==> flow/design.v <==
module mulary
  (
   input wire        clk,
   input wire        reset,
   input integer     req_command,
   input wire [31:0] req_in_1,
   input wire [31:0] req_in_2,
   output reg [63:0] resp_result
   );
   reg           y_signed, y_signed0, y_signed1;
   reg           x_, x0_, x1_;
   reg [15:0]    x0, x1, y1, y2;
   reg [23:0]    y0, y3;
   wire [2:0]    br00 = {x0[1:0],1'b0};
   wire [2:0]    br01 = x0[3:1];
   wire [2:0]    br02 = x0[5:3];
   wire [2:0]    br03 = x0[7:5];
   wire [2:0]    br04 = {x0[9:8],x0_};
   wire [2:0]    br05 = x0[11:9];
   wire [2:0]    br06 = x0[13:11];
   wire [2:0]    br07 = x0[15:13];
   wire [2:0]    br10 = {x1[1:0],x_};
   wire [2:0]    br11 = x1[3:1];
   wire [2:0]    br12 = x1[5:3];
   wire [2:0]    br13 = x1[7:5];
   wire [2:0]    br14 = {x1[9:8],x1_};
   wire [2:0]    br15 = x1[11:9];
   wire [2:0]    br16 = x1[13:11];
   wire [2:0]    br17 = x1[15:13];
   reg           ng00, ng01, ng02, ng03, ng04, ng05, ng06, ng07;
   reg           ng10, ng11, ng12, ng13, ng14, ng15, ng16, ng17;
   always @(*)begin
      y_signed = 1'b0;
      y_signed0 = 1'b0;
      y_signed1 = 1'b0;
      x_  = 1'b0;
      x0_ = 1'b0;
      x1_ = 1'b0;
      x0 = 16'h0;
      x1 = 16'h0;
      y0 = 24'h0;
      y1 = 16'h0;
      y2 = 16'h0;
      y3 = 24'h0;
      ng00 = (br00[2:1]==2'b10)|(br00[2:0]==3'b110);
      ng01 = (br01[2:1]==2'b10)|(br01[2:0]==3'b110);
      ng02 = (br02[2:1]==2'b10)|(br02[2:0]==3'b110);
      ng03 = (br03[2:1]==2'b10)|(br03[2:0]==3'b110);
      ng04 = (br04[2:1]==2'b10)|(br04[2:0]==3'b110);
      ng05 = (br05[2:1]==2'b10)|(br05[2:0]==3'b110);
      ng06 = (br06[2:1]==2'b10)|(br06[2:0]==3'b110);
      ng07 = (br07[2:1]==2'b10)|(br07[2:0]==3'b110);
      if((req_command==0)|(req_command==1))begin
         ng10 = 1'b0;
         ng11 = 1'b0;
         ng12 = 1'b0;
         ng13 = 1'b0;
      end else begin
         ng10 = (br10[2:1]==2'b10)|(br10[2:0]==3'b110);
         ng11 = (br11[2:1]==2'b10)|(br11[2:0]==3'b110);
         ng12 = (br12[2:1]==2'b10)|(br12[2:0]==3'b110);
         ng13 = (br13[2:1]==2'b10)|(br13[2:0]==3'b110);
      end
      ng14 = (br14[2:1]==2'b10)|(br14[2:0]==3'b110);
      ng15 = (br15[2:1]==2'b10)|(br15[2:0]==3'b110);
      ng16 = (br16[2:1]==2'b10)|(br16[2:0]==3'b110);
      ng17 = (br17[2:1]==2'b10)|(br17[2:0]==3'b110);
      case(req_command)
        0,
        1,
        2,
        6,
        8,
        10,
        12,
        13:begin
           y_signed = 1'b0;
           y_signed0 = 1'b0;
           y_signed1 = 1'b0;
        end
        3,
        4:begin
           y_signed = 1'b1;
           y_signed0 = 1'b0;
           y_signed1 = 1'b0;
        end
        7,
        9,
        11:begin
           y_signed = 1'b1;
           y_signed0 = 1'b1;
           y_signed1 = 1'b1;
        end
      endcase
      case(req_command)
        0,
        1:begin
           x_  = req_in_1[7];
           x0_ = req_in_1[7];
           x1_ = req_in_1[15];
           x0[15:0] = req_in_1[15:0];
           x1[15:0] = req_in_1[23:8];
           y0[23:0] = req_in_2[23:0];
           y1[15:0] = req_in_2[15:0];
           y2[15:0] = req_in_2[23:8];
           y3[23:0] = req_in_2[23:0];
        end
        2,
        3,
        4:begin
           x_       = 1'b0;
           x0_ = req_in_1[7];
           x1_ = req_in_1[7];
           x0[15:0] = req_in_1[15:0];
           x1[15:0] = req_in_1[15:0];
           y0[23:0] = {8'h0,req_in_2[15:0]};
           y1[15:0] = req_in_2[15:0];
           y2[15:0] = req_in_2[31:16];
           y3[23:0] = {req_in_2[31:16],8'h0};
        end
        6,
        7,
        8,
        9:begin
           x_       = 1'b0;
           x0_ = req_in_1[7];
           x1_ = req_in_1[23];
           x0[15:0] = req_in_1[15:0];
           x1[15:0] = req_in_1[31:16];
           y0[23:0] = {8'h0,req_in_2[15:0]};
           y1[15:0] = req_in_2[15:0];
           y2[15:0] = req_in_2[31:16];
           y3[23:0] = {req_in_2[31:16],8'h0};
        end
        10,
        11:begin
           x_       = 1'b0;
           x0_      = 1'b0;
           x1_      = 1'b0;
           x0[15:0] = req_in_1[15:0];
           x1[15:0] = req_in_1[31:16];
           y0[23:0] = {req_in_2[7:0],16'h0};
           y1[15:0] = {req_in_2[15:8],8'h0};
           y2[15:0] = {8'h0,req_in_2[23:16]};
           y3[23:0] = {16'h0,req_in_2[31:24]};
        end
        12,
        13:begin
           x_       = 1'b0;
           x0_      = 1'b0;
           x1_      = 1'b0;
           x0[15:0] = req_in_1[15:0];
           x1[15:0] = req_in_1[31:16];
           y0[23:0] = {16'h0,req_in_2[7:0]};
           y1[15:0] = {req_in_2[15:8],8'h0};
           y2[15:0] = {8'h0,req_in_2[23:16]};
           y3[23:0] = {req_in_2[31:24],16'h0};
        end
      endcase
   end
   always @(*) begin
     resp_result = 64'h0;  
     case(req_command)
       0,
       1:begin
          resp_result[63:0] = (64'hfffe0000_00000000
                               +(result0      )
                               +(result1 << 8 )
                               + (((x1[15])? req_in_2[23:0] : 0) <<24)  );
       end
       2:begin
          resp_result[63:0] = (64'hfffdfffe_00000000
                               +(result0      )
                               +(result1 << 8 )
                               + (((x0[15])? req_in_2[15:0]  : 0) <<16)
                               + (((x1[15])? req_in_2[31:16] : 0) <<32)  );
       end
       4:begin
          resp_result[63:0] = ((64'hfffcfffe_00000000|{~(req_in_1[15]&req_in_2[31]),48'h0000_00000000})
                               +(result0      )
                               +(result1 << 8 )
                               + (((x0[15])? req_in_2[15:0]  : 0) <<16)
                               + (((x1[15])? req_in_2[31:16] : 0) <<32)  );
       end
       3:begin
          resp_result[63:0] = (64'hfffdfffe_00000000
                               +(result0     )
                               +(result1 << 8)  );
       end
       6:begin
          resp_result[63:0] = (64'hfffffffc_00000000
                               +(result0      )
                               +(result1 >> 8 )
                               + (((x0[15])? req_in_2[15:0]  : 0) <<16)
                               + (((x1[15])? req_in_2[31:16] : 0) <<16)  );
       end
       7:begin
          resp_result[63:0] = (64'hfffffffc_00000000
                               +(result0      )
                               +(result1 >> 8 )   );
       end
       8:begin
          resp_result[63:0] = (64'hfffffffe_00000000
                               +(result0      )
                               +(result1 << 24)
                               + (((x0[15])? req_in_2[15:0]  : 0) <<16)
                               + (((x1[15])? req_in_2[31:16] : 0) <<48)  );
       end
       9:begin
          resp_result[63:0] = ((64'hfffffffe_00000000|{req_in_1[15]^req_in_2[15],32'h00000000})
                               +(result0     )
                               +(result1 <<24));
       end
       10:begin
          resp_result[63:0] = (64'hfffffff8_00000000
                               +(result0      )
                               +(result1 << 8 )
                               + (((x0[7] )? req_in_2[7:0]  : 0) << 24)
                               + (((x0[15])? req_in_2[15:8] : 0) << 24)
                               + (((x1[7] )? req_in_2[23:16]: 0) << 24)
                               + (((x1[15])? req_in_2[31:24]: 0) << 24)  );
       end
       11:begin
          resp_result[63:0] = (64'hfffffff8_00000000
                               +(result0      )
                               +(result1 << 8 )  );
       end
       12,
       13:begin
          resp_result[63:0] = (64'hfffffffe_00000000
                               +(result0      )
                               +(result1 << 24)
                               + (((x0[7] )? req_in_2[7:0]  : 0) << 8)
                               + (((x0[15])? req_in_2[15:8] : 0) << 24)
                               + (((x1[7] )? req_in_2[23:16]: 0) << 40)
                               + (((x1[15])? req_in_2[31:24]: 0) << 56)  );
       end
     endcase
   end
   wire [27:0]   by00, by01, by02, by03, by04, by05, by06, by07;
   wire [27:0]   by10, by11, by12, by13, by14, by15, by16, by17;
   booth0 booth00(.i(0), .y_signed(y_signed0), .br(br00), .y(y0), .by(by00), .com(req_command));
   booth0 booth01(.i(1), .y_signed(y_signed0), .br(br01), .y(y0), .by(by01), .com(req_command));
   booth0 booth02(.i(1), .y_signed(y_signed0), .br(br02), .y(y0), .by(by02), .com(req_command));
   booth0 booth03(.i(1), .y_signed(y_signed0), .br(br03), .y(y0), .by(by03), .com(req_command));
   booth1 booth04(.i(0), .y_signed(y_signed1), .br(br04), .y(y1), .by(by04), .com(req_command));
   booth1 booth05(.i(1), .y_signed(y_signed1), .br(br05), .y(y1), .by(by05), .com(req_command));
   booth1 booth06(.i(1), .y_signed(y_signed1), .br(br06), .y(y1), .by(by06), .com(req_command));
   booth1 booth07(.i(1), .y_signed(y_signed1), .br(br07), .y(y1), .by(by07), .com(req_command));
   booth2 booth10(.i(0), .y_signed(y_signed), .br(br10), .y(y2), .by(by10), .com(req_command));
   booth2 booth11(.i(1), .y_signed(y_signed), .br(br11), .y(y2), .by(by11), .com(req_command));
   booth2 booth12(.i(1), .y_signed(y_signed), .br(br12), .y(y2), .by(by12), .com(req_command));
   booth2 booth13(.i(1), .y_signed(y_signed), .br(br13), .y(y2), .by(by13), .com(req_command));
   booth3 booth14(.i(0), .y_signed(y_signed), .br(br14), .y(y3), .by(by14), .com(req_command));
   booth3 booth15(.i(1), .y_signed(y_signed), .br(br15), .y(y3), .by(by15), .com(req_command));
   booth3 booth16(.i(1), .y_signed(y_signed), .br(br16), .y(y3), .by(by16), .com(req_command));
   booth3 booth17(.i(1), .y_signed(y_signed), .br(br17), .y(y3), .by(by17), .com(req_command));
   wire [63:0]   result0 = ((({1'b0,by00}+ng00)) +
                            (({1'b0,by01}+ng01)<<2) +
                            (({1'b0,by02}+ng02)<<4) +
                            (({1'b0,by03}+ng03)<<6) +
                            (({1'b0,by04}+ng04)<<8) +
                            (({1'b0,by05}+ng05)<<10) +
                            (({1'b0,by06}+ng06)<<12) +
                            (({1'b0,by07}+ng07)<<14) );
   wire [63:0]   result1 = ((({1'b0,by10}+(ng10<<8))) +
                            (({1'b0,by11}+(ng11<<8))<<2) +
                            (({1'b0,by12}+(ng12<<8))<<4) +
                            (({1'b0,by13}+(ng13<<8))<<6) +
                            (({1'b0,by14}+ng14)<<8) +
                            (({1'b0,by15}+ng15)<<10) +
                            (({1'b0,by16}+ng16)<<12) +
                            (({1'b0,by17}+ng17)<<14) );
endmodule
module booth0
  (
   input             i,
   input             y_signed,
   input [2:0]       br,
   input [23:0]      y,
   input integer     com,
   output reg [27:0] by
   );
   wire              y_sign = (com==11) ? y[23] : y[15]&y_signed;
   wire              S = ((br==3'b000)|(br==3'b111)) ? 1'b0 : y_sign^br[2] ;
   always @(*) begin
      case(br)
        3'b000: by[15:0] =  {16{1'b0}};
        3'b001: by[15:0] =  {y[15:0]};
        3'b010: by[15:0] =  {y[15:0]};
        3'b011: by[15:0] =  {y[14:0],1'b0};
        3'b100: by[15:0] = ~{y[14:0],1'b0};
        3'b101: by[15:0] = ~{y[15:0]};
        3'b110: by[15:0] = ~{y[15:0]};
        3'b111: by[15:0] =  {16{1'b0}};
      endcase
      if((com==0)||(com==1)||(com==10)||(com==11))begin
         case(br)
           3'b000: by[24:16] =  {9{1'b0}};
           3'b001: by[24:16] =  {y[23]&y_signed,y[23:16]};
           3'b010: by[24:16] =  {y[23]&y_signed,y[23:16]};
           3'b011: by[24:16] =  {y[23:15]};
           3'b100: by[24:16] = ~{y[23:15]};
           3'b101: by[24:16] = ~{y[23]&y_signed,y[23:16]};
           3'b110: by[24:16] = ~{y[23]&y_signed,y[23:16]};
           3'b111: by[24:16] =  {9{1'b0}};
         endcase
         if(i) by[27:25] = {2'b01,~S};
         else  by[27:25] = {~S,S,S};
      end else begin
         case(br)
           3'b000: by[16] =  1'b0;
           3'b001: by[16] =  y[15]&y_signed;
           3'b010: by[16] =  y[15]&y_signed;
           3'b011: by[16] =  y[15];
           3'b100: by[16] = ~y[15];
           3'b101: by[16] = ~(y[15]&y_signed);
           3'b110: by[16] = ~(y[15]&y_signed);
           3'b111: by[16] =  1'b0;
         endcase
         if(i) by[27:17] = {8'h0,2'b01,~S};
         else  by[27:17] = {8'h0,~S,S,S};
      end
   end
endmodule
module booth1
  (
   input             i,
   input             y_signed,
   input [2:0]       br,
   input [15:0]      y,
   input integer     com,
   output reg [27:0] by
   );
   wire              S = ((br==3'b000)|(br==3'b111)) ? 1'b0 : (y[15]&y_signed)^br[2] ;
   always @(*) begin
      case(br)
        3'b000: by[15:0] =  {16{1'b0}};
        3'b001: by[15:0] =  {y[15:0]};
        3'b010: by[15:0] =  {y[15:0]};
        3'b011: by[15:0] =  {y[14:0],1'b0};
        3'b100: by[15:0] = ~{y[14:0],1'b0};
        3'b101: by[15:0] = ~{y[15:0]};
        3'b110: by[15:0] = ~{y[15:0]};
        3'b111: by[15:0] =  {16{1'b0}};
      endcase
      by[27:16] = 0;  
      case(com)
        0,
        1: begin
           case(br)
             3'b000: by[16] =  1'b0;
             3'b001: by[16] =  1'b0;
             3'b010: by[16] =  1'b0;
             3'b011: by[16] =  y[15];
             3'b100: by[16] = ~y[15];
             3'b101: by[16] =  1'b0;
             3'b110: by[16] =  1'b0;
             3'b111: by[16] =  1'b0;
           endcase
           by[27:17] = 0;
        end
        2,
        3,
        4,
        6,
        7,
        8,
        9,
        12,
        13: begin
           case(br)
             3'b000: by[16] =  1'b0;
             3'b001: by[16] =  y[15]&y_signed;
             3'b010: by[16] =  y[15]&y_signed;
             3'b011: by[16] =  y[15];
             3'b100: by[16] = ~y[15];
             3'b101: by[16] =~(y[15]&y_signed);
             3'b110: by[16] =~(y[15]&y_signed);
             3'b111: by[16] =  1'b0;
           endcase
           by[27:17] = {8'h0,2'b01,~S};
        end
        10,
        11: begin
           case(br)
             3'b000: by[16] =  1'b0;
             3'b001: by[16] =  y[15]&y_signed;
             3'b010: by[16] =  y[15]&y_signed;
             3'b011: by[16] =  y[15];
             3'b100: by[16] = ~y[15];
             3'b101: by[16] =~(y[15]&y_signed);
             3'b110: by[16] =~(y[15]&y_signed);
             3'b111: by[16] =  1'b0;
           endcase
           if(i) by[27:17] = {8'h0,2'b01,~S};
           else  by[27:17] = {8'h0,~S,S,S};
        end
      endcase
   end
endmodule
module booth2
  (
   input             i,
   input             y_signed,
   input [2:0]       br,
   input [15:0]      y,
   input integer     com,
   output reg [27:0] by
   );
   wire              y_sign = ((com==11) ? y[7] : y[15]) & y_signed;
   wire              S = ((br==3'b000)|(br==3'b111)) ? 1'b0 : y_sign^br[2] ;
   always @(*) begin
      if((com==10)||(com==11))begin
         if(i) by[19:17] = {2'b01,~S};
         else  by[19:17] = {~S,S,S};
         by[24:20] = 0;
      end else begin
         case(br)
           3'b000: by[24:17] =  {8{1'b0}};
           3'b001: by[24:17] =  {y[15]&y_signed,y[15:9]};
           3'b010: by[24:17] =  {y[15]&y_signed,y[15:9]};
           3'b011: by[24:17] =  {y[15:8]};
           3'b100: by[24:17] = ~{y[15:8]};
           3'b101: by[24:17] = ~{y[15]&y_signed,y[15:9]};
           3'b110: by[24:17] = ~{y[15]&y_signed,y[15:9]};
           3'b111: by[24:17] =  {8{1'b0}};
         endcase
      end
      if((com==0)|(com==1))begin
         case(br)
           3'b000: by[16] =  1'b0;
           3'b001: by[16] =  y[8];
           3'b010: by[16] =  y[8];
           3'b011: by[16] =  1'b0;
           3'b100: by[16] =  1'b0;
           3'b101: by[16] = ~y[8];
           3'b110: by[16] = ~y[8];
           3'b111: by[16] =  1'b0;
         endcase
         by[27:25] = {2'b01,~S};
         by[15:0] = ({16{1'b0}});
      end else if((com==10)|(com==11))begin
         case(br)
           3'b000: by[16:8] =  {9{1'b0}};
           3'b001: by[16:8] =  {y[7]&y_signed,y[7:0]};
           3'b010: by[16:8] =  {y[7]&y_signed,y[7:0]};
           3'b011: by[16:8] =  {y[7:0],1'b0};
           3'b100: by[16:8] = ~{y[7:0],1'b0};
           3'b101: by[16:8] = ~{y[7]&y_signed,y[7:0]};
           3'b110: by[16:8] = ~{y[7]&y_signed,y[7:0]};
           3'b111: by[16:8] =  {9{1'b0}};
         endcase
         by[27:25] = 0;
         by[7:0] = 0;
      end else begin
         case(br)
           3'b000: by[16:8] =  {9{1'b0}};
           3'b001: by[16:8] =   y[8:0];
           3'b010: by[16:8] =   y[8:0];
           3'b011: by[16:8] =  {y[7:0],1'b0};
           3'b100: by[16:8] = ~{y[7:0],1'b0};
           3'b101: by[16:8] =  ~y[8:0];
           3'b110: by[16:8] =  ~y[8:0];
           3'b111: by[16:8] =  {9{1'b0}};
         endcase
         if(i) by[27:25] = {2'b01,~S};
         else  by[27:25] = {~S,S,S};
         by[7:0] = 0;
      end
   end
endmodule
module booth3
  (
   input             i,
   input             y_signed,
   input [2:0]       br,
   input [23:0]      y,
   input integer     com,
   output reg [27:0] by
   );
   wire              y_sign = ((com==11) ? y[7] : y[23]) & y_signed;
   wire              S = ((br==3'b000)|(br==3'b111)) ? 1'b0 : y_sign^br[2] ;
   always @(*) begin
      case(br)
        3'b000: by[7:0] =  {8{1'b0}};
        3'b001: by[7:0] =  {y[7:0]};
        3'b010: by[7:0] =  {y[7:0]};
        3'b011: by[7:0] =  {y[6:0],1'b0};
        3'b100: by[7:0] = ~{y[6:0],1'b0};
        3'b101: by[7:0] = ~{y[7:0]};
        3'b110: by[7:0] = ~{y[7:0]};
        3'b111: by[7:0] =  {8{1'b0}};
      endcase
      if((com==10)||(com==11))begin
         case(br)
           3'b000: by[8] =  1'b0;
           3'b001: by[8] =  y[7]&y_signed;
           3'b010: by[8] =  y[7]&y_signed;
           3'b011: by[8] =  y[7];
           3'b100: by[8] = ~y[7];
           3'b101: by[8] =~(y[7]&y_signed);
           3'b110: by[8] =~(y[7]&y_signed);
           3'b111: by[8] =  1'b0;
         endcase
         if(i) by[11:9] = {2'b01,~S};
         else  by[11:9] = {~S,S,S};
         by[27:12] = 0;
      end else begin
         case(br)
           3'b000: by[24:8] =  {17{1'b0}};
           3'b001: by[24:8] =  {y[23]&y_signed,y[23:8]};
           3'b010: by[24:8] =  {y[23]&y_signed,y[23:8]};
           3'b011: by[24:8] =  {y[23:7]};
           3'b100: by[24:8] = ~{y[23:7]};
           3'b101: by[24:8] = ~{y[23]&y_signed,y[23:8]};
           3'b110: by[24:8] = ~{y[23]&y_signed,y[23:8]};
           3'b111: by[24:8] =  {17{1'b0}};
         endcase
         by[27:25] = {2'b01,~S};
      end
   end
endmodule
module cpa
  (
   input integer      req_command,
   input wire [63:0]  mul,
   input wire [4:0]   mulctl,
   input wire [31:0]  aln0,
   input wire [31:0]  aln1,
   input wire [31:0]  aln2,
   input wire [31:0]  aln3,
   output wire [31:0] add0,
   output wire [31:0] add1,
   output wire [31:0] add2,
   output wire [31:0] add3,
   output wire [81:0] addo
   );
   wire [81:0]        alnmul = (((mulctl[4]) ? {16'h0,mul[63:0]} : {mul[47:0],32'h0}) ^
                                {{34{mulctl[3]}},{16{mulctl[2]}},{16{mulctl[1]}},{16{mulctl[0]}}} );
   wire [2:0]         alnctl = (req_command==13) ? mulctl[2:0] : 3'b0;
   reg                cin0, cin1, cin2, cin3;
   wire [16:0]        sum01 = aln0[15: 0] + alnmul[63:48] + cin0;
   wire [16:0]        sum11 = aln1[15: 0] + alnmul[47:32] + cin1;
   wire [16:0]        sum21 = aln2[15: 0] + alnmul[31:16] + cin2;
   wire [16:0]        sum31 = aln3[15: 0] + alnmul[15: 0] + cin3;
   wire [17:0]        sum00 = aln0[31:16] + alnmul[81:64]   + sum01[16];
   wire [16:0]        sum10 = aln1[31:16] + {16{alnctl[2]}} + sum11[16];
   wire [16:0]        sum20 = aln2[31:16] + {16{alnctl[1]}} + sum21[16];
   wire [16:0]        sum30 = aln3[31:16] + {16{alnctl[0]}} + sum31[16];
   always @(*) begin
      if(req_command==13)begin
         cin0 = (mulctl[3]==1'b1);
         cin1 = (mulctl[2]==1'b1);
         cin2 = (mulctl[1]==1'b1);
         cin3 = (mulctl[0]==1'b1);
      end else begin
         cin0 = sum11[16];
         cin1 = sum21[16];
         cin2 = sum31[16];
         cin3 = (mulctl[0]==1'b1);
      end
   end
   assign add0 = {sum00[15:0], sum01[15:0]};
   assign add1 = {sum10[15:0], sum11[15:0]};
   assign add2 = {sum20[15:0], sum21[15:0]};
   assign add3 = {sum30[15:0], sum31[15:0]};
   assign addo = {sum00[17:0], sum01[15:0], sum11[15:0], sum21[15:0], sum31[15:0]};
endmodule
module fmad_check
  (
   input [31:0]      x,
   input [31:0]      y,
   input [31:0]      z,
   output reg [31:0] rslt,
   output reg [4:0]  flag
   );
   always @ (x or y or z) begin
      rslt = {32{1'bx}};
      flag = 5'h0;
      if((x[30:23]==8'hff)&(x[22:0]!=0))begin
         rslt    = x|32'h00400000;
         flag[4] = ~x[22]|((y[30:23]==8'hff)&~y[22]&(y[21:0]!=0))|((z[30:23]==8'hff)&~z[22]&(z[21:0]!=0));
      end else if((y[30:23]==8'hff)&(y[22:0]!=0))begin
         rslt    = y|32'h00400000;
         flag[4] = ~y[22]|((x[30:23]==8'hff)&~x[22]&(x[21:0]!=0))|((z[30:23]==8'hff)&~z[22]&(z[21:0]!=0));
      end else if(((x[30:23]==8'hff)&(y[30:0]==0))|((y[30:23]==8'hff)&(x[30:0]==0)))begin
         rslt    = 32'hffc00000;
         flag[4] = 1'b1;
      end else if((z[30:23]==8'hff)&(z[22:0]!=0))begin
         rslt    = z|32'h00400000;
         flag[4] = ~z[22]|((x[30:23]==8'hff)&~x[22]&(x[21:0]!=0))|((y[30:23]==8'hff)&~y[22]&(y[21:0]!=0));
      end else if(((x[30:23]==8'hff)|(y[30:23]==8'hff))&((z[30:23]==8'hff)))begin
         if((x[31]^y[31])==z[31])begin
            rslt    = z[31:0];
         end else begin
            rslt    = 32'hffc00000;
            flag[4] = 1'b1;
         end
      end else if(x[30:23]==8'hff)begin
         rslt = {x[31]^y[31],x[30:0]};
      end else if(y[30:23]==8'hff)begin
         rslt = {x[31]^y[31],y[30:0]};
      end else if(z[30:23]==8'hff)begin
         rslt = z[31:0];
      end else if((x[30:0]==0)|(y[30:0]==0))begin
         if(z[30:0]==0)
           rslt = {z[31]&(x[31]^y[31]),z[30:0]};
         else
           rslt = z;
      end else begin
         flag[0] = 1'b1;
      end
   end
endmodule
module fmad
  (
   input                    clk,
   input                    reset,
   input                    req,
   input integer            req_command,
   input [31:0]             x,
   input [31:0]             y,
   input [31:0]             z,
   input [31:0]             w,
   output reg signed [31:0] acc0, acc1, acc2, acc3,  
   output reg signed [ 9:0] exp0, exp1, exp2, exp3,  
   output reg [31:0]        rslt,                    
   output reg [4:0]         flag                     
   );
   reg               en0, en1;
   always @ (*) begin
      if(reset)begin
         en0 = 1'b0;
      end else begin
         en0 = req;
      end
   end
   always @ (posedge clk) begin
      if(reset)begin
         en1 <= 1'b0;
      end else begin
         en1 <= en0;
      end
   end
   wire[4:0]         flag0i;                    
   wire [31:0]       rslt0i;                    
   reg [4:0]         flag0, flag1;              
   reg [31:0]        rslt0, rslt1;              
   fmad_check fmad_check
     (
      .x(x),
      .y(y),
      .z(z),
      .rslt(rslt0i),
      .flag(flag0i)
   );
   always @ (posedge clk) begin
      if(en0) begin
         if(req_command==1)begin
            flag0 <= flag0i;
            rslt0 <= rslt0i;
         end else begin
            flag0 <= 0;
         end
      end
      if(en1)begin
         flag1 <= flag0;
         rslt1 <= rslt0;
      end
   end
   wire [23:0]       fracx = {(x[30:23]!=8'h00),x[22:0]};                    
   wire [23:0]       fracy = {(y[30:23]!=8'h00),y[22:0]};                    
   wire [31:0]       fracz = {(z[30:23]!=8'h00),z[22:0],8'h0};               
   wire [7:0]        expx =       (x[30:23]==8'h00) ? 8'h01 : x[30:23];      
   wire [7:0]        expy =       (y[30:23]==8'h00) ? 8'h01 : y[30:23];      
   wire signed [8:0] expz = {1'b0,(z[30:23]==8'h00) ? 8'h01 : z[30:23]};     
   wire signed [9:0] expm = expx+expy-127+1;                                 
   wire signed [9:0] expd = expm-expz;                                       
   wire [63:0]       muli;
   wire [31:0]       req_in_1 = ((req_command == 1) ? {8'h0,fracx[23:0]}
                                 :                    {1'b1,x[6:0],  1'b1,y[6:0],  1'b1,z[6:0],  1'b1,w[6:0]});
   wire [31:0]       req_in_2 = ((req_command == 1) ? {8'h0,fracy[23:0]}
                                 :                    {1'b1,x[22:16],1'b1,y[22:16],1'b1,z[22:16],1'b1,w[22:16]});
   mulary mulary
     (
      .clk(clk),
      .reset(reset),
      .req_command(req_command),
      .req_in_1(req_in_1),
      .req_in_2(req_in_2),
      .resp_result(muli)
   );
   reg [5:0]         sfti;
   always @ (*) begin
      if(expd>=55)begin
         sfti = 55;
      end else if(expd>=0)begin
         sfti = expd;
      end else if(expd>=-32)begin
         sfti = expd+32;
      end else begin
         sfti = 0;
      end
   end
   reg [5:0]         sft0, sft1, sft2, sft3;
   reg [8:0]         expa;                                                               
   reg               sgnz;                                                               
   wire signed [9:0] exp0p = {1'b0,x[30:23]} + {1'b0,x[14:7]};                           
   wire signed [9:0] exp1p = {1'b0,y[30:23]} + {1'b0,y[14:7]};                           
   wire signed [9:0] exp2p = {1'b0,z[30:23]} + {1'b0,z[14:7]};                           
   wire signed [9:0] exp3p = {1'b0,w[30:23]} + {1'b0,w[14:7]};                           
   reg signed [9:0]  exp0l, exp1l, exp2l, exp3l;                                         
   wire sftout0 = ((exp0l==0) | (aln0[48:30]!={19{1'b0}}) & (aln0[48:30]!={19{1'b1}}));  
   wire sftout1 = ((exp1l==0) | (aln1[48:30]!={19{1'b0}}) & (aln1[48:30]!={19{1'b1}}));  
   wire sftout2 = ((exp2l==0) | (aln2[48:30]!={19{1'b0}}) & (aln2[48:30]!={19{1'b1}}));  
   wire sftout3 = ((exp3l==0) | (aln3[48:30]!={19{1'b0}}) & (aln3[48:30]!={19{1'b1}}));  
   wire signed [9:0] exp0i = (!sftout0) ? exp0 : exp0l;                                  
   wire signed [9:0] exp1i = (!sftout1) ? exp1 : exp1l;                                  
   wire signed [9:0] exp2i = (!sftout2) ? exp2 : exp2l;                                  
   wire signed [9:0] exp3i = (!sftout3) ? exp3 : exp3l;                                  
   wire signed [9:0] exd0 = exp0p - exp0i + 16;                                          
   wire signed [9:0] exd1 = exp1p - exp1i + 16;                                          
   wire signed [9:0] exd2 = exp2p - exp2i + 16;                                          
   wire signed [9:0] exd3 = exp3p - exp3i + 16;                                          
   reg [63:0]        mul;
   reg [4:0]         mulctl;
   reg [48:0]        aln0, aln1, aln2, aln3;
   wire [31:0]       add0, add1, add2, add3;
   always @ (posedge clk) begin
      if(en0)begin
         if(req_command==13)begin
            if((x[30:23]==0)|(x[14:7]==0)|(exd0<0))  exp0l <= 0;
            else                                     exp0l <= exp0p;
            if((y[30:23]==0)|(y[14:7]==0)|(exd1<0))  exp1l <= 0;
            else                                     exp1l <= exp1p;
            if((z[30:23]==0)|(z[14:7]==0)|(exd2<0))  exp2l <= 0;
            else                                     exp2l <= exp2p;
            if((w[30:23]==0)|(w[14:7]==0)|(exd3<0))  exp3l <= 0;
            else                                     exp3l <= exp3p;
         end
         if(req_command==13)begin
            mul <= muli;
         end else begin
            mul <= {16'h0,muli[47:0]};
         end
         if(req_command==1)begin
            sgnz <= z[31];
            if(expd>=0)begin
               expa <= expm;
            end else if(expd>=-32)begin
               expa <= expm+32;
            end else begin
               expa <= expz;
            end
         end
         if(req_command==13)begin
            mulctl <= {1'b1,x[31]^x[15], y[31]^y[15], z[31]^z[15], w[31]^w[15]};
         end else begin
            if(expd>=0) mulctl <= {1'b0,{4{(x[31]^y[31]^z[31])}}};
            else        mulctl <= {1'b1,{4{(x[31]^y[31]^z[31])}}};
         end
         if(req_command==13)begin
            if(exd0[9:6]!=0) sft0 <= 63;
            else             sft0 <= exd0;
            if(exd1[9:6]!=0) sft1 <= 63;
            else             sft1 <= exd1;
            if(exd2[9:6]!=0) sft2 <= 63;
            else             sft2 <= exd2;
            if(exd3[9:6]!=0) sft3 <= 63;
            else             sft3 <= exd3;
         end else begin
            if(sfti>=48)begin
               acc0 <= 0;            acc1 <= fracz;            acc2 <= fracz;            acc3 <= fracz;
               sft0 <= 0;            sft1 <= sfti;             sft2 <= sfti-16;          sft3 <= sfti-32;
            end else if(sfti>=32)begin
               acc0 <= fracz;        acc1 <= fracz;            acc2 <= fracz;            acc3 <= {fracz,16'h0};
               sft0 <= sfti+16;      sft1 <= sfti;             sft2 <= sfti-16;          sft3 <= sfti-16;
            end else if(sfti>=16)begin
               acc0 <= fracz;        acc1 <= fracz;            acc2 <= {fracz,16'h0};    acc3 <= 0;
               sft0 <= sfti+16;      sft1 <= sfti;             sft2 <= sfti;             sft3 <= 0;
            end else begin
               acc0 <= fracz;        acc1 <= {fracz,16'h0};    acc2 <= 0;                acc3 <= 0;
               sft0 <= sfti+16;      sft1 <= sfti+16;          sft2 <= 0;                sft3 <= 0;
            end
         end
      end
      if(reset)begin
         exp0 <= 0;
         acc0 <= 0;
         exp1 <= 0;
         acc1 <= 0;
         exp2 <= 0;
         acc2 <= 0;
         exp3 <= 0;
         acc3 <= 0;
      end else if((req_command==13)&(en1))begin  
         if(!sftout0)begin
            exp0 <= exp0l;
            acc0 <= add0;
         end
         if(!sftout1)begin
            exp1 <= exp1l;
            acc1 <= add1;
         end
         if(!sftout2)begin
            exp2 <= exp2l;
            acc2 <= add2;
         end
         if(!sftout3)begin
            exp3 <= exp3l;
            acc3 <= add3;
         end
      end
   end
   always @ (*) begin
      if(req_command==1)begin  
         aln0 = {acc0,16'h0}>>sft0;
         aln1 = {acc1,16'h0}>>sft1;
         aln2 = {acc2,16'h0}>>sft2;
         aln3 = {acc3,16'h0}>>sft3;
      end else begin
         aln0 = $signed({acc0,16'h0})>>>sft0;
         aln1 = $signed({acc1,16'h0})>>>sft1;
         aln2 = $signed({acc2,16'h0})>>>sft2;
         aln3 = $signed({acc3,16'h0})>>>sft3;
      end
   end
   wire [81:0]       addi;
   cpa cpa
     (
      .req_command(req_command),   
      .mul(mul),
      .mulctl(mulctl),
      .aln0(aln0),      .aln1(aln1),      .aln2(aln2),      .aln3(aln3),
      .add0(add0),      .add1(add1),      .add2(add2),      .add3(add3),
      .addo(addi)
   );
   reg [81:0]        add;
   reg [8:0]         expr;
   reg               sgnr;
   always @ (posedge clk) begin
      if(en1 & flag0[0])begin
         add[81:0] <= addi;
         sgnr <= sgnz;
         expr <= expa;
      end
   end
   wire [64:0]   nrmi,nrm0,nrm1,nrm2,nrm3,nrm4,nrm5;
   wire [1:0]    ssn;
   wire [5:0]    nrmsft;                                 
   assign nrmsft[5] = (~(|nrmi[64:32])|(&nrmi[64:32]))& (expr[8:5]!=4'h0);
   assign nrmsft[4] = (~(|nrm5[64:48])|(&nrm5[64:48]))&((expr[8:4]&{3'h7,~nrmsft[5],  1'b1})!=5'h00);
   assign nrmsft[3] = (~(|nrm4[64:56])|(&nrm4[64:56]))&((expr[8:3]&{3'h7,~nrmsft[5:4],1'b1})!=6'h00);
   assign nrmsft[2] = (~(|nrm3[64:60])|(&nrm3[64:60]))&((expr[8:2]&{3'h7,~nrmsft[5:3],1'b1})!=7'h00);
   assign nrmsft[1] = (~(|nrm2[64:62])|(&nrm2[64:62]))&((expr[8:1]&{3'h7,~nrmsft[5:2],1'b1})!=8'h00);
   assign nrmsft[0] = (~(|nrm1[64:63])|(&nrm1[64:63]))&((expr[8:0]&{3'h7,~nrmsft[5:1],1'b1})!=9'h000);
   assign nrmi = {add[81:18],(|add[17:0])};
   assign nrm5 = (~nrmsft[5]) ? nrmi : {add[49:0], 15'h0};
   assign nrm4 = (~nrmsft[4]) ? nrm5 : {nrm5[48:0], 16'h0000};
   assign nrm3 = (~nrmsft[3]) ? nrm4 : {nrm4[56:0], 8'h00};
   assign nrm2 = (~nrmsft[2]) ? nrm3 : {nrm3[60:0], 4'h0};
   assign nrm1 = (~nrmsft[1]) ? nrm2 : {nrm2[62:0], 2'b00};
   assign nrm0 = (~nrmsft[0]) ? nrm1 : {nrm1[63:0], 1'b0};
   assign ssn = {nrm0[38],(|nrm0[37:0])};
   wire [2:0]    grsn = {nrm0[40:39],(|ssn)};
   wire          rnd = (~nrmi[64]) ? (grsn[1:0]==2'b11)|(grsn[2:1]==2'b11)
                                   : ((grsn[1:0]==2'b00)|                           
                                      ((grsn[1]^grsn[0])     &(grsn[0]))|           
                                      ((grsn[2]^(|grsn[1:0]))&(grsn[1]^grsn[0])));  
   wire [9:0]    expn = expr-nrmsft+{1'b0,(nrm0[64]^nrm0[63])};  
   wire [30:0]   rsltr = (~nrm0[64]) ? {expn,nrm0[62:40]}+rnd : {expn,~nrm0[62:40]}+rnd;
   always @ (*) begin
      rslt[31] = sgnr^add[81];
      flag = 0;
      if(flag1[0] == 1'b0)begin
         rslt = rslt1;
         flag = flag1;
      end else if(nrmi==0)begin
         rslt[31:0] = 32'h00000000;
      end else if(expn[9])begin
         rslt[30:0] = 31'h00000000;
         flag[0] = 1'b1;
         flag[1] = 1'b1;
      end else if((expn[8:0]>=9'h0ff)&(~expn[9]))begin
         rslt[30:0] = 31'h7f800000;
         flag[0] = 1'b1;
         flag[2] = 1'b1;
      end else if(~nrm0[64])begin
         rslt[30:0] = rsltr[30:0];
         flag[0] = |grsn[1:0] | (rsltr[30:23]==8'hff);
         flag[1] = ((rsltr[30:23]==8'h00)|((expn[7:0]==8'h00)&~ssn[1]))&(|grsn[1:0]);
         flag[2] = (rsltr[30:23]==8'hff);
      end else begin
         rslt[30:0] = rsltr[30:0];
         flag[0] = |grsn[1:0] | (rsltr[30:23]==8'hff);
         flag[1] = ((rsltr[30:23]==8'h00)|((expn[7:0]==8'h00)&((~ssn[1]&~ssn[0])|(ssn[1]&ssn[0])) ))&(|grsn[1:0]);
         flag[2] = (rsltr[30:23]==8'hff);
      end
   end
endmodule
module fmad_fp32
  (
   input         clk,
   input         reset,
   input         req,
   input [31:0]  x,
   input [31:0]  y,
   input [31:0]  z,
   output [31:0] rslt,
   output [4:0]  flag
   );
   wire signed [31:0] acc0, acc1, acc2, acc3;
   wire signed [9:0]  exp0, exp1, exp2, exp3;
   fmad fmad
     (
      .clk(clk),
      .reset(reset),
      .req(req),
      .req_command(1),
      .x(x),
      .y(y),
      .z(z),
      .w(32'h0),
      .acc0(acc0), .acc1(acc1), .acc2(acc2), .acc3(acc3),
      .exp0(exp0), .exp1(exp1), .exp2(exp2), .exp3(exp3),
      .rslt(rslt),
      .flag(flag)
   );
endmodule
From RTL to reports: fmad_fp32
The steps from the RTL of fmad_fp32 to its reports follow in flow order.
Line numbers count from 1 in the design file above.
Operators carry their Yosys type and port widths (W data, S select, Z words).
Library cell names are shortened.
{"block": "inputs", "top": "fmad_fp32", "clock": "clk", "lib": "sky130hd", "lib_corner": "tt_025C_1v80"}

After elaboration
Counts by Yosys on the flattened word-level netlist (proc, flatten, opt, wreduce; memories kept). Register bits leave out memories and registers merged into their read ports (data or address). Print and check cells are left out. Cells with the same type and inputs are merged into one.
Yosys's memory passes give these memory sizes; they may raise the number of words (mostly to a power of two), join words into wider ones and drop unused or constant bits.
{"block": "word_totals", "reg_bits": 376, "rom_bits": 48, "n_memories": 1, "out_inout_bits": 37, "wordCells": 537}
{"block": "classes", "addsub": 52, "n_cmp": 7, "equal": 98, "shift": 4, "mux": 114, "n_logic": 143, "n_reduce_logical": 96}
{"block": "memory_table", "name": "(name not given)", "words": 16, "width": 3, "read_ports": 1, "write_ports": 0, "line_no": 68, "text": "case(req_command)"}
{"block": "ops", "operator": "$mux W32", "n": 21}
{"block": "ops", "operator": "$pmux W16 S5", "n": 7}
{"block": "ops", "operator": "$mux W65", "n": 6}
{"block": "ops", "operator": "$pmux W17 S5", "n": 4}
{"block": "ops", "operator": "$pmux W8 S5", "n": 8}
{"block": "ops", "operator": "$add A27 B1 Y28", "n": 6}
{"block": "ops", "operator": "$shr A48 B6 Y16", "n": 3}
{"block": "ops", "operator": "$pmux W9 S5", "n": 3}
{"block": "ops", "operator": "$eq A3 B3 Y1 const B", "n": 44}
{"block": "ops", "operator": "$mux W31", "n": 4}
{"block": "ops", "operator": "$add A48 B48 Y48", "n": 2}
{"block": "ops", "operator": "$logic_not A31 Y1", "n": 3}
{"block": "ops", "operator": "$xor A82 B82 Y82", "n": 1}
{"block": "ops", "operator": "$mux W80", "n": 1}
{"block": "ops", "operator": "$add A17 B1 Y18", "n": 4}
{"block": "ops", "operator": "$reduce_bool A23 Y1", "n": 3}
{"block": "ops", "operator": "$add A16 B16 Y17", "n": 4}
{"block": "ops", "operator": "$add A17 B1 Y17", "n": 4}
{"block": "ops", "operator": "$reduce_or A2 Y1", "n": 34}
{"block": "ops", "operator": "$reduce_bool A22 Y1", "n": 3}
{"block": "ops", "operator": "$eq A3 B2 Y1 const B", "n": 22}
{"block": "ops", "operator": "$mux W6", "n": 11}
{"block": "ops", "operator": "$logic_not A65 Y1", "n": 1}
{"block": "ops", "operator": "$pmux W16 S4", "n": 1}
{"block": "ops", "operator": "$add A31 B1 Y31", "n": 2}
{"block": "ops", "operator": "$shr A48 B6 Y32", "n": 1}
{"block": "ops", "operator": "$or A1 B1 Y1", "n": 45}
{"block": "ops", "operator": "$add A1 B39 Y40 const A", "n": 1}
Other operator kinds: 93; their cells: 265.

Longest topological paths
Longest topological path by Yosys (ltp), each cell counted once; first at word level (registers and memories cut), then after technology mapping (sequential cells cut; the memories' decode and read muxes count).
{"block": "logic_depth", "ltp_word": 46, "ABC_AREA": 0, "depth_mapped": 98, "depth_no_buf": 96}

After synthesis
Yosys stat after the flow's synthesis: flattened, memories mapped to cells. It holds for the ABC_AREA given above (unset counts as 0); a run with the other value may have another netlist.
Totals and module areas in this step are rounded.
{"block": "by_type", "type": "edfxtp_1", "n": 243, "area_total_um2": 7.3E+03}
{"block": "by_type", "type": "fa_1", "n": 235, "area_total_um2": 4.7E+03}
{"block": "by_type", "type": "xnor2_1", "n": 486, "area_total_um2": 4.26E+03}
{"block": "by_type", "type": "ha_1", "n": 335, "area_total_um2": 4191.52}
{"block": "by_type", "type": "nand2_1", "n": 690, "area_total_um2": 2.59E+03}
{"block": "by_type", "type": "xor2_1", "n": 290, "area_total_um2": 2.54E+03}
{"block": "by_type", "type": "a21oi_1", "n": 434, "area_total_um2": 2.17E+03}
{"block": "by_type", "type": "nor2_1", "n": 525, "area_total_um2": 1970.64}
{"block": "by_type", "type": "dfxtp_1", "n": 97, "area_total_um2": 1.94E+03}
{"block": "by_type", "type": "o21ai_0", "n": 349, "area_total_um2": 1.75E+03}
{"block": "by_type", "type": "mux2i_1", "n": 173, "area_total_um2": 1.73E+03}
{"block": "by_type", "type": "clkbuf_1", "n": 411, "area_total_um2": 1542.73}
{"block": "by_type", "type": "mux4_2", "n": 62, "area_total_um2": 1.4E+03}
{"block": "by_type", "type": "inv_1", "n": 330, "area_total_um2": 1.24E+03}
{"block": "by_type", "type": "nand2b_1", "n": 163, "area_total_um2": 1.02E+03}
{"block": "by_type", "type": "nand3_1", "n": 195, "area_total_um2": 975.936}
{"block": "by_type", "type": "a221oi_1", "n": 104, "area_total_um2": 910.874}
{"block": "by_type", "type": "a21o_1", "n": 113, "area_total_um2": 848.314}
Other cell types: 93; their cells: 1293.
{"block": "mapped", "cells": 6528, "synth_area_mm2": 0.0523, "sequential_area_mm2": 0.00924, "ffs": 340, "buffers": 525}
The figures by module come from a second, unflattened synthesis with its own total; it is not the netlist above.
{"block": "unflattened", "cells_unflattened": 14455, "hier_area_mm2": 0.109}
Rows give one instance, submodules left out.
{"block": "modules", "mod": "mulary", "instances": 1, "n_cells": 6056, "area_mm2": 0.046, "mod_seq_area_mm2": 0}
{"block": "modules", "mod": "fmad", "instances": 1, "n_cells": 4814, "area_mm2": 0.0389, "mod_seq_area_mm2": 0.0125}
{"block": "modules", "mod": "cpa", "instances": 1, "n_cells": 1079, "area_mm2": 0.00795, "mod_seq_area_mm2": 0}
{"block": "modules", "mod": "booth3", "instances": 4, "n_cells": 159, "area_mm2": 0.00102, "mod_seq_area_mm2": 0}
{"block": "modules", "mod": "booth2", "instances": 4, "n_cells": 148, "area_mm2": 0.00101, "mod_seq_area_mm2": 0}
{"block": "modules", "mod": "booth0", "instances": 4, "n_cells": 135, "area_mm2": 0.000881, "mod_seq_area_mm2": 0}
{"block": "modules", "mod": "booth1", "instances": 4, "n_cells": 108, "area_mm2": 0.000718, "mod_seq_area_mm2": 0}
{"block": "modules", "mod": "fmad_check", "instances": 1, "n_cells": 304, "area_mm2": 0.00169, "mod_seq_area_mm2": 0}
{"block": "modules", "mod": "fmad_fp32", "instances": 1, "n_cells": 2, "area_mm2": 0.0000075, "mod_seq_area_mm2": 0}

Path before layout
Path of least setup slack by OpenSTA after synthesis, without wires, with an ideal clock, recovery checks aside; 20% of the period is set as input and as output delay. Where synthesis merged equal registers, the netlist keeps one of their names.
{"block": "synth_path", "path_type": "reg-to-output", "start": "register fmad.expr[8]", "end": "output port flag[1]", "clock_period_ns": 17.5, "output_delay_ns": 3.500, "launch_ns": 0.000, "arrival_time_ns": 13.032, "path_slack_ns": 0.968, "path_delay_ns": 13.032, "stages": 65, "n_path_buf": 14, "period_less_setup_slack_ns": 16.532}
"path_delay_ns" = arrival - input delay + setup time.
A path that ends at an output port has no setup time.
"stages": output pins that drive a net of the path, with the launching flip-flop's if there is one; two outputs of one cell count as two.
"period_less_setup_slack_ns" is the clock period less the worst setup slack; recovery checks do not enter. This is arithmetic on one report: input and output delays are still those of the set period (20% each).
Between the ends stands the longest chain of elaborated cells between them, by number of cells; it is not shown to be the way that was timed. Of several equally long chains one is given.
A line is the first line of the expression or statement that the cell stems from. Yosys adds cells for indexed reads and writes and turns some case tables into memories.
{"block": "synth_between", "path_cell_list": "edfxtp_1 inv_1 ha_1 nor3b_1 a21oi_4 buf_4 inv_2 clkbuf_1 clkbuf_1 ha_1 nor4b_1 nor2_1 nand4_1 mux2_4 nand2_8 clkinv_4 buf_6 clkbuf_1 (+29 left out) mux2i_4 nor2_4 inv_2 buf_1 ha_1 inv_1 ha_1 a21o_1 a21oi_1 o21bai_1 a21oi_1 inv_1 a21oi_1 o21bai_1 xnor2_1 o21ai_0 or4b_2 o31ai_1", "elab_chain_cells": 44}
{"block": "synth_lines", "item": "start: declaration", "line_no": 840, "text": "reg [8:0]         expr;"}
{"block": "synth_lines", "item": "start: assignment", "line_no": 846, "text": "expr <= expa;"}
{"block": "synth_lines", "item": "$reduce_bool A4 Y1", "line_no": 852, "text": "assign nrmsft[5] = (~(|nrmi[64:32])|(&nrmi[64:32]))& (expr[8:5]!=4'h0);"}
{"block": "synth_lines", "item": "$and A1 B1 Y1", "line_no": 852}
{"block": "synth_lines", "item": "$mux W65", "line_no": 859, "text": "assign nrm5 = (~nrmsft[5]) ? nrmi : {add[49:0], 15'h0};"}
{"block": "synth_lines", "item": "$reduce_or A17 Y1", "line_no": 853, "text": "assign nrmsft[4] = (~(|nrm5[64:48])|(&nrm5[64:48]))&((expr[8:4]&{3'h7,~nrmsft[5],  1'b1})!=5'h00);"}
{"block": "synth_lines", "item": "$not A1 Y1", "line_no": 853}
{"block": "synth_lines", "item": "$or A1 B1 Y1", "line_no": 853}
{"block": "synth_lines", "item": "$and A1 B1 Y1", "line_no": 853}
{"block": "synth_lines", "item": "(+30 left out)"}
{"block": "synth_lines", "item": "$or A1 B1 Y1", "line_no": 892, "text": "flag[1] = ((rsltr[30:23]==8'h00)|((expn[7:0]==8'h00)&~ssn[1]))&(|grsn[1:0]);"}
{"block": "synth_lines", "item": "$and A1 B1 Y1", "line_no": 892}
{"block": "synth_lines", "item": "$mux W1", "line_no": 889, "text": "end else if(~nrm0[64])begin"}
{"block": "synth_lines", "item": "$mux W1", "line_no": 885, "text": "end else if((expn[8:0]>=9'h0ff)&(~expn[9]))begin"}
{"block": "synth_lines", "item": "$mux W1", "line_no": 881, "text": "end else if(expn[9])begin"}
{"block": "synth_lines", "item": "$mux W3", "line_no": 879, "text": "end else if(nrmi==0)begin"}
{"block": "synth_lines", "item": "$mux W3", "line_no": 876, "text": "if(flag1[0] == 1'b0)begin"}
{"block": "synth_lines", "item": "end: declaration", "line_no": 911, "text": "output [4:0]  flag"}

Path in the finished layout
From the final timing report of run A: the path of least setup slack in the routed layout; clock arrival at registers is part of the times.
{"block": "layout_path", "path_type": "reg-to-reg", "start": "register fmad.sft3[0]", "end": "register fmad.add[80]", "clock_period_ns": 15.1, "setup_time_ns": 0.21, "launch_ns": 0.65, "arrival_time_ns": 16.02, "path_slack_ns": -0.51, "stages": 96, "n_path_buf": 3}
Between the ends stands the longest chain of elaborated cells between them, by number of cells; it is not shown to be the way that was timed. Of several equally long chains one is given.
A register here has more assigning lines than the two given.
{"block": "layout_between", "path_cell_list": "edfxtp_1 buf_6 buf_16 buf_8 mux4_2 mux2_4 a32oi_2 nor2_1 a21oi_2 fa_2 nor2b_1 o21ai_1 nand2_1 a21o_1 a21o_1 a21o_1 a21o_1 a21o_1 (+60 left out) inv_2 fa_2 inv_2 a21oi_2 o21bai_1 a21o_1 a21o_1 a21oi_2 o21bai_1 a21oi_1 o21bai_1 a21oi_2 o21bai_2 a21oi_2 o21bai_1 a21o_1 a21oi_2 xnor2_1", "elab_chain_cells": 7}
{"block": "layout_lines", "item": "start: declaration", "line_no": 706, "text": "reg [5:0]         sft0, sft1, sft2, sft3;"}
{"block": "layout_lines", "item": "start: assignment", "line_no": 771, "text": "else             sft3 <= exd3;"}
{"block": "layout_lines", "item": "start: assignment", "line_no": 778, "text": "sft0 <= sfti+16;      sft1 <= sfti;             sft2 <= sfti-16;          sft3 <= sfti-16;"}
{"block": "layout_lines", "item": "$shr A48 B6 Y16", "line_no": 821, "text": "aln3 = {acc3,16'h0}>>sft3;"}
{"block": "layout_lines", "item": "$add A16 B16 Y17", "line_no": 546, "text": "wire [16:0]        sum31 = aln3[15: 0] + alnmul[15: 0] + cin3;"}
{"block": "layout_lines", "item": "$add A17 B1 Y17", "line_no": 546}
{"block": "layout_lines", "item": "$add A17 B1 Y17", "line_no": 545, "text": "wire [16:0]        sum21 = aln2[15: 0] + alnmul[31:16] + cin2;"}
{"block": "layout_lines", "item": "$add A17 B1 Y17", "line_no": 544, "text": "wire [16:0]        sum11 = aln1[15: 0] + alnmul[47:32] + cin1;"}
{"block": "layout_lines", "item": "$add A17 B1 Y17", "line_no": 543, "text": "wire [16:0]        sum01 = aln0[15: 0] + alnmul[63:48] + cin0;"}
{"block": "layout_lines", "item": "$add A18 B1 Y18", "line_no": 547, "text": "wire [17:0]        sum00 = aln0[31:16] + alnmul[81:64]   + sum01[16];"}
{"block": "layout_lines", "item": "end: assignment", "line_no": 844, "text": "add[81:0] <= addi;"}
{"block": "layout_lines", "item": "end: declaration", "line_no": 839, "text": "reg [81:0]        add;"}

Ticket comment

Settings and measured results of 2 stored flow runs for module fmad_fp32 (sky130hd), not sorted in any way. The constraints put input and output delay at 20% of the set period each and load the outputs with 0.01 pF.
By "period_less_ws_ns" is meant the clock period of the run minus its worst setup slack. This is arithmetic on one report: input and output delays are still those of the set period (20% each).
By "critical_path_time_ns" is meant the share of the clock period that the worst setup path is allowed (20% is reserved at inputs, 20% at outputs), minus its slack. Clock arrival times at its registers enter into it.
Measured values are rounded.

Run A
==> flow/run.sh <==
#!/bin/bash
# the make line also repeats the synthesis and layout settings of config.mk as NAME=value (left out here)
make -C /OpenROAD-flow-scripts/flow DESIGN_CONFIG=/design/flow/config.mk WORK_HOME=/design/flow/orfs CLKGATE_MAP_FILE= finish
==> flow/config.mk <==
export PLATFORM = sky130hd
export DESIGN_NAME = fmad_fp32
export DESIGN_NICKNAME = fmad_fp32
export VERILOG_FILES = /design/flow/design.v
export SDC_FILE = /design/flow/constraint.sdc
export NUM_CORES = 4
export LEC_CHECK = 0
export ABC_AREA = 0
export CAP_MARGIN = 0
export CELL_PAD_IN_SITES_DETAIL_PLACEMENT = 0
export CELL_PAD_IN_SITES_GLOBAL_PLACEMENT = 0
export CORE_ASPECT_RATIO = 0.63
export CORE_MARGIN = 9
export CORE_UTILIZATION = 59
export CTS_CLUSTER_DIAMETER = 261
export CTS_CLUSTER_SIZE = 93
export GPL_TIMING_DRIVEN = 1
export HOLD_SLACK_MARGIN = 0.3
export MAX_ROUTING_LAYER = met5
export PLACE_DENSITY_LB_ADDON = 0.19
export SETUP_SLACK_MARGIN = 1.48
export SLEW_MARGIN = 30
export TNS_END_PERCENT = 90
==> flow/constraint.sdc <==
create_clock -name core_clock -period 15.1 [get_ports {clk}]
set_input_delay 3.0200 -clock core_clock [delete_from_list [all_inputs] [get_ports {clk}]]
set_output_delay 3.0200 -clock core_clock [all_outputs]
set_load 0.01 [all_outputs]

==> results of run A, as JSON <==
{
  "post_synth_area_mm2": 0.0523,
  "period_less_ws_ns": 15.607,
  "finish.utilization_pct": 66.0,
  "die_footprint_mm2": 0.1,
  "final_setup_tns_ns": -2.87,
  "ws_hold_ns": 0.433,
  "post_route_stdcell_area_mm2": 0.0578,
  "critical_path_time_ns": 15.61,
  "worstPathKind": "reg-to-reg",
  "worstSetupSlack_ns": -0.507
}

Run B
==> flow/run.sh <==
#!/bin/bash
# the make line also repeats the synthesis and layout settings of config.mk as NAME=value (left out here)
make -C /OpenROAD-flow-scripts/flow DESIGN_CONFIG=/design/flow/config.mk WORK_HOME=/design/flow/orfs CLKGATE_MAP_FILE= finish
==> flow/config.mk <==
export PLATFORM = sky130hd
export DESIGN_NAME = fmad_fp32
export DESIGN_NICKNAME = fmad_fp32
export VERILOG_FILES = /design/flow/design.v
export SDC_FILE = /design/flow/constraint.sdc
export NUM_CORES = 4
export LEC_CHECK = 0
export CAP_MARGIN = 20
export CELL_PAD_IN_SITES_DETAIL_PLACEMENT = 1
export CELL_PAD_IN_SITES_GLOBAL_PLACEMENT = 0
export CORE_ASPECT_RATIO = 0.82
export CORE_MARGIN = 2
export CORE_UTILIZATION = 59
export CTS_CLUSTER_DIAMETER = 87
export CTS_CLUSTER_SIZE = 12
export PLACE_DENSITY_LB_ADDON = 0.19
export SLEW_MARGIN = 25
==> flow/constraint.sdc <==
create_clock -name core_clock -period 24.7 [get_ports {clk}]
set_input_delay 4.9400 -clock core_clock [delete_from_list [all_inputs] [get_ports {clk}]]
set_output_delay 4.9400 -clock core_clock [all_outputs]
set_load 0.01 [all_outputs]

==> results of run B, as JSON <==
{
  "post_synth_area_mm2": 0.0523,
  "period_less_ws_ns": 22.095,
  "finish.utilization_pct": 62.9,
  "die_footprint_mm2": 0.091,
  "final_setup_tns_ns": 0.000,
  "ws_hold_ns": 0.419,
  "post_route_stdcell_area_mm2": 0.0551,
  "critical_path_time_ns": 17.16,
  "worstPathKind": "reg-to-output",
  "worstSetupSlack_ns": 2.60
}
